==> flow/design.v <==
module PE(
    input           clk,
    input           rst_n,
    input           done,
    input [7:0]     west_in,
    input [7:0]     north_in,
    output reg [7:0]    east_out,
    output reg [7:0]    south_out,
    output reg [31:0]   result
);
reg [31:0] mult_res;
always @(negedge clk or negedge rst_n) begin
    if(!rst_n) begin
        east_out <= 8'b0;
        south_out <= 8'b0;
        result <= 32'b0;
        mult_res <= 32'b0;
    end
    else if(done) begin
        mult_res <= 32'b0;
        result <= 32'b0;
    end
    else begin
        mult_res <= west_in * north_in;
        result <= result + mult_res;
        east_out <= west_in;
        south_out <= north_in;
    end
end
endmodule
module TPU(
    clk,
    rst_n,
    in_valid,
    K,
    M,
    N,
    busy,
    A_wr_en,
    A_index,
    A_data_in,
    A_data_out,
    B_wr_en,
    B_index,
    B_data_in,
    B_data_out,
    C_wr_en,
    C_index,
    C_data_in,
    C_data_out
);
input               clk;
input               rst_n;
input               in_valid;
input [7:0]         K;
input [7:0]         M;
input [7:0]         N;
output reg          busy;
output reg          A_wr_en;
output reg [15:0]   A_index;
output reg [31:0]   A_data_in;
input      [31:0]   A_data_out;
output reg          B_wr_en;
output reg [15:0]   B_index;
output reg [31:0]   B_data_in;
input      [31:0]   B_data_out;
output reg          C_wr_en;
output reg [15:0]   C_index;
output reg [127:0]  C_data_in;
input      [127:0]  C_data_out;
integer i, j;
reg     done;
wire [7:0]      east_out[3:0][3:0];
wire [7:0]      south_out[3:0][3:0];
wire [127:0]    result[3:0];
reg [7:0]   A_data_reg [3:0][3:0];
reg [7:0]   B_data_reg [3:0][3:0];
reg [15:0]  counter;
reg [7:0]   K_reg, M_per_compute, M_reg, N_per_compute, N_reg;
reg [7:0]   M_div, M_mod, N_div, N_mod;
reg [7:0]   row_grp, col_grp;
PE P00(clk, rst_n, done, A_data_reg[0][0], B_data_reg[0][0], east_out[0][0], south_out[0][0], result[0][127:96]);
PE P01(clk, rst_n, done, east_out[0][0], B_data_reg[1][0], east_out[0][1], south_out[0][1], result[0][95:64]);
PE P02(clk, rst_n, done, east_out[0][1], B_data_reg[2][0], east_out[0][2], south_out[0][2], result[0][63:32]);
PE P03(clk, rst_n, done, east_out[0][2], B_data_reg[3][0], east_out[0][3], south_out[0][3], result[0][31:0]);
PE P10(clk, rst_n, done, A_data_reg[1][0], south_out[0][0], east_out[1][0], south_out[1][0], result[1][127:96]);
PE P11(clk, rst_n, done, east_out[1][0], south_out[0][1], east_out[1][1], south_out[1][1], result[1][95:64]);
PE P12(clk, rst_n, done, east_out[1][1], south_out[0][2], east_out[1][2], south_out[1][2], result[1][63:32]);
PE P13(clk, rst_n, done, east_out[1][2], south_out[0][3], east_out[1][3], south_out[1][3], result[1][31:0]);
PE P20(clk, rst_n, done, A_data_reg[2][0], south_out[1][0], east_out[2][0], south_out[2][0], result[2][127:96]);
PE P21(clk, rst_n, done, east_out[2][0], south_out[1][1], east_out[2][1], south_out[2][1], result[2][95:64]);
PE P22(clk, rst_n, done, east_out[2][1], south_out[1][2], east_out[2][2], south_out[2][2], result[2][63:32]);
PE P23(clk, rst_n, done, east_out[2][2], south_out[1][3], east_out[2][3], south_out[2][3], result[2][31:0]);
PE P30(clk, rst_n, done, A_data_reg[3][0], south_out[2][0], east_out[3][0], south_out[3][0], result[3][127:96]);
PE P31(clk, rst_n, done, east_out[3][0], south_out[2][1], east_out[3][1], south_out[3][1], result[3][95:64]);
PE P32(clk, rst_n, done, east_out[3][1], south_out[2][2], east_out[3][2], south_out[3][2], result[3][63:32]);
PE P33(clk, rst_n, done, east_out[3][2], south_out[2][3], east_out[3][3], south_out[3][3], result[3][31:0]);
always @ (posedge clk or negedge rst_n) begin
    if(!rst_n) begin
        busy <= 1'b0;
        done <= 1'b0;
        A_wr_en <= 1'b0;
        A_index <= 16'b0;
        A_data_in <= 32'b0;
        B_wr_en <= 1'b0;
        B_index <= 16'b0;
        B_data_in <= 32'b0;
        C_wr_en <= 1'b0;
        C_index <= 16'b0;
        C_data_in <= 128'b0;
        counter <= 16'b0;
        K_reg <= 8'b0;
        M_reg <= 8'b0;
        N_reg <= 8'b0;
        for(i=0; i<4; i=i+1) begin
            for(j=0; j<4; j=j+1) begin
                A_data_reg[i][j] <= 8'b0;
                B_data_reg[i][j] <= 8'b0;
            end
        end
    end
    else if(in_valid) begin
        busy <= 1'b1;
        done <= 1'b0;
        M_reg <= M;
        K_reg <= K;
        N_reg <= N;
        M_mod = M % 4;
        N_mod = N % 4;
        M_div = (M_mod == 0 ? M/4 : M/4 + 1);
        N_div = (N_mod == 0 ? N/4 : N/4 + 1);
        col_grp <= 8'b0;
        row_grp <= 8'b0;
    end
    else if(busy) begin
        done = 1'b0;
        N_per_compute = (col_grp+1 == N_div && N_mod != 0 ? N_mod : 4);
        M_per_compute = (row_grp+1 == M_div && M_mod != 0 ? M_mod : 4);
        for(i=0; i<4; i=i+1) begin
            A_data_reg[i][0] = A_data_reg[i][1];
            A_data_reg[i][1] = A_data_reg[i][2];
            A_data_reg[i][2] = A_data_reg[i][3];
            A_data_reg[i][3] = 8'b0;
            B_data_reg[i][0] = B_data_reg[i][1];
            B_data_reg[i][1] = B_data_reg[i][2];
            B_data_reg[i][2] = B_data_reg[i][3];
            B_data_reg[i][3] = 8'b0;
        end
        if(counter < K_reg) begin
            A_data_reg[0][0] = A_data_out[31: 24];
            A_data_reg[1][1] = A_data_out[23: 16];
            A_data_reg[2][2] = A_data_out[15: 8];
            A_data_reg[3][3] = A_data_out[7: 0];
            B_data_reg[0][0] = B_data_out[31: 24];
            B_data_reg[1][1] = B_data_out[23: 16];
            B_data_reg[2][2] = B_data_out[15: 8];
            B_data_reg[3][3] = B_data_out[7: 0];
        end
        if(counter < K_reg) begin
            A_index = A_index + 1;
            B_index = B_index + 1;
        end
        else begin
            A_index = (row_grp+1 == M_div ? 16'b0 : K_reg * (row_grp + 1));
            B_index = (row_grp+1 == M_div ? K_reg * (col_grp + 1) : K_reg * col_grp);
        end
        if(counter >= K_reg + N_per_compute) begin
            C_wr_en = 1'b1;
            C_index = col_grp * M_reg + row_grp * 4 + counter - K_reg - N_per_compute;
            C_data_in = result[counter - K_reg - N_per_compute];
        end
        else begin
            C_wr_en = 1'b0;
            C_index = 16'b0;
        end
        counter <= counter + 1;
        if(counter == K_reg + M_per_compute + N_per_compute) begin
            if(row_grp+1 == M_div && col_grp+1 == N_div) begin
                busy <= 1'b0;
                A_index = 16'b0;
                B_index = 16'b0;
            end
            else if(row_grp+1 < M_div) begin
                row_grp = row_grp + 1;
            end
            else if(row_grp+1 == M_div) begin
                col_grp = col_grp + 1;
                row_grp = 0;
            end
            done = 1'b1;
            counter <= 8'b0;
        end
    end
end
endmodule
=== Reports on TPU ===
Tool output for the design above, in the order of the flow.
Line numbers count from 1 in the design file above.
Operators carry their Yosys type and port widths (W data, S select, Z words).
Not given: n/a

* Top module: TPU
* Clock port: clk
* Standard-cell library: sky130hd
* Timing corner: tt_025C_1v80

=== Word-level counts ===
Source: Yosys, flattened and elaborated. Widths are those after wreduce. Registers that Yosys merges into a memory's read port (data or address) are not register bits. Print and check cells do not count. Equal cells are merged and count once.

* Add/subtract/negate cells: 32
* Reduce/logical cells: 17
* Multiply operators: 20
* Multiplexer cells: 73
* Bitwise logic cells: 1
* $lt $le $gt $ge: 3
* Equal/unequal tests: 8

{| class="wikitable"
|+ Operators by type and width
! cell !! number
|-
| $mul A8 B8 Y16 || 18
|-
| $mux W32 || 32
|-
| $add A32 B32 Y32 || 16
|-
| $pmux W128 S4 || 1
|-
| $mul A8 B9 Y16 || 2
|-
| $mux W16 || 10
|-
| $mux W8 || 18
|-
| $add A16 B1 Y16 const B || 3
|-
| $add A8 B1 Y9 const B || 2
|-
| $add A8 B3 Y9 || 2
|-
| $eq A9 B7 Y1 || 2
|-
| $add A16 B10 Y16 || 1
|-
| $eq A16 B10 Y1 || 1
|-
| $add A16 B16 Y16 || 1
|-
| $sub A16 B3 Y16 || 1
|-
| $sub A16 B8 Y16 || 1
|-
| $lt A16 B8 Y1 || 1
|-
| $ge A16 B9 Y1 || 1
|-
| $logic_not A8 Y1 || 2
|-
| $reduce_bool A8 Y1 || 2
|-
| $add A6 B1 Y7 const B || 2
|-
| $mux W6 || 2
|-
| $add A9 B3 Y10 || 1
|-
| $lt A9 B7 Y1 || 1
|-
| $mux W1 || 8
|-
| $reduce_bool A2 Y1 || 3
|-
| $reduce_and A6 Y1 || 1
|-
| $mux W3 || 2
|}

Not listed: further kinds 11, cells in them 17.

* Output and inout port bits: 244
* Input port bits: 219
* Register bits: 1621
* Word-level cells: 248

=== Depth ===
Longest topological path by Yosys (ltp), each cell counted once; first at word level (registers and memories cut), then after technology mapping (sequential cells cut; the memories' decode and read muxes count).

* Depth in word-level cells: 10
* ABC_AREA: 0
* Depth in mapped cells: 26
* Mapped depth without buffers: 26

=== After synthesis ===
The flow's flattened synthesis, as Yosys stat reports it; memories are mapped. The netlist is that of the ABC_AREA named above (0 if unset); the other value can give another one.
Totals and module areas in this step are rounded.

{| class="wikitable"
|+ Cells by type
! cell type !! number !! area in all (um^2)
|-
| sky130_fd_sc_hd__dfrtn_1 || 960 || 2.4E+04
|-
| sky130_fd_sc_hd__fa_1 || 787 || 1.58E+04
|-
| sky130_fd_sc_hd__ha_1 || 1025 || 12824.8
|-
| sky130_fd_sc_hd__dfrtp_1 || 371 || 9.28E+03
|-
| sky130_fd_sc_hd__nand2_1 || 1393 || 5.23E+03
|-
| sky130_fd_sc_hd__mux2_2 || 385 || 4.34E+03
|-
| sky130_fd_sc_hd__inv_1 || 1143 || 4.29E+03
|-
| sky130_fd_sc_hd__and2_1 || 635 || 3972.56
|-
| sky130_fd_sc_hd__nor2_1 || 792 || 2.97E+03
|-
| sky130_fd_sc_hd__mux4_2 || 128 || 2.88E+03
|-
| sky130_fd_sc_hd__xnor2_1 || 324 || 2.84E+03
|-
| sky130_fd_sc_hd__xor2_1 || 274 || 2.4E+03
|-
| sky130_fd_sc_hd__a21oi_1 || 373 || 1866.79
|-
| sky130_fd_sc_hd__clkbuf_1 || 436 || 1636.57
|-
| sky130_fd_sc_hd__o21ai_0 || 327 || 1636.57
|-
| sky130_fd_sc_hd__a21o_1 || 188 || 1.41E+03
|-
| sky130_fd_sc_hd__nor2b_1 || 216 || 1.35E+03
|-
| sky130_fd_sc_hd__edfxtp_1 || 34 || 1.02E+03
|}

Other cell types: 77; their cells: 1357.

* Cell area after synthesis: 110000 um^2
* Cells in the netlist: 11148
* Flip-flops: 1365
* Area of sequential cells: 34000 um^2
* Buffer cells: 541

By module: a second synthesis without flattening, with its own total; a netlist apart from the flattened one above.

* Cell total of the unflattened synthesis: 12922
* Area total of the unflattened synthesis: 120000 um^2

Rows give one instance, submodules left out.

{| class="wikitable"
|+ By module
! module !! area (um^2) !! cells !! times used !! seq. area (um^2)
|-
| PE || 5500 || 570 || 16 || 1600
|-
| TPU || 33000 || 3802 || 1 || 10000
|}

Lab notebook: TPU

Stored flow runs of TPU (3 of them; Yosys, OpenROAD, sky130hd). They differ in their settings and are not a sequence. Constraints: input delay and output delay 20% of the set period each, output load 0.01 pF.
"total power after layout": no workload was simulated; the value follows from the tool's default switching activity.
Values from the reports are rounded here.

=== Run A ===
{| class="wikitable"
! Setting !! Value
|-
| CORE_ASPECT_RATIO || 1.78
|-
| GPL_ROUTABILITY_DRIVEN || 0
|-
| SETUP_SLACK_MARGIN || 1.48
|-
| period_ns || 10.0
|-
| CAP_MARGIN || 20
|-
| CORE_MARGIN || 2
|-
| CORE_UTILIZATION || 40
|-
| SLEW_MARGIN || 20
|-
! Result !! Value
|-
| Full die area || 280000 um^2
|-
| Worst hold slack in the final report || 450 ps
|-
| Setup slack of the worst path || 520 ps
|-
| Post-synthesis cell area || 110000 um^2
|-
| Sum of negative setup slack || 0 ps
|-
| Final utilization || 0.45
|-
| Total power after layout || 37000 uW
|-
| Standard-cell area after layout || 120000 um^2
|}

=== Run B ===
{| class="wikitable"
! Setting !! Value
|-
| period_ns || 13.7
|-
| CAP_MARGIN || 20
|-
| CORE_MARGIN || 2
|-
| CORE_UTILIZATION || 40
|-
| SLEW_MARGIN || 20
|-
! Result !! Value
|-
| Full die area || 280000 um^2
|-
| Worst hold slack in the final report || 460 ps
|-
| Setup slack of the worst path || 1800 ps
|-
| Post-synthesis cell area || 110000 um^2
|-
| Sum of negative setup slack || 0 ps
|-
| Final utilization || 0.45
|-
| Total power after layout || 26000 uW
|-
| Standard-cell area after layout || 120000 um^2
|}

=== Run C ===
{| class="wikitable"
! Setting !! Value
|-
| ABC_AREA || 1
|-
| CELL_PAD_IN_SITES_DETAIL_PLACEMENT || 2
|-
| CELL_PAD_IN_SITES_GLOBAL_PLACEMENT || 2
|-
| CORE_ASPECT_RATIO || 1.89
|-
| CORE_MARGIN || 5
|-
| CORE_UTILIZATION || 29
|-
| GPL_ROUTABILITY_DRIVEN || 0
|-
| GPL_TIMING_DRIVEN || 0
|-
| HOLD_SLACK_MARGIN || 0.13
|-
| MAX_ROUTING_LAYER || met4
|-
| SETUP_SLACK_MARGIN || 1.68
|-
| SLEW_MARGIN || 15
|-
| period_ns || 10.0
|-
| CAP_MARGIN || 20
|-
! Result !! Value
|-
| Full die area || 400000 um^2
|-
| Worst hold slack in the final report || 410 ps
|-
| Setup slack of the worst path || 300 ps
|-
| Post-synthesis cell area || 110000 um^2
|-
| Sum of negative setup slack || 0 ps
|-
| Final utilization || 0.35
|-
| Total power after layout || 24000 uW
|-
| Standard-cell area after layout || 130000 um^2
|}
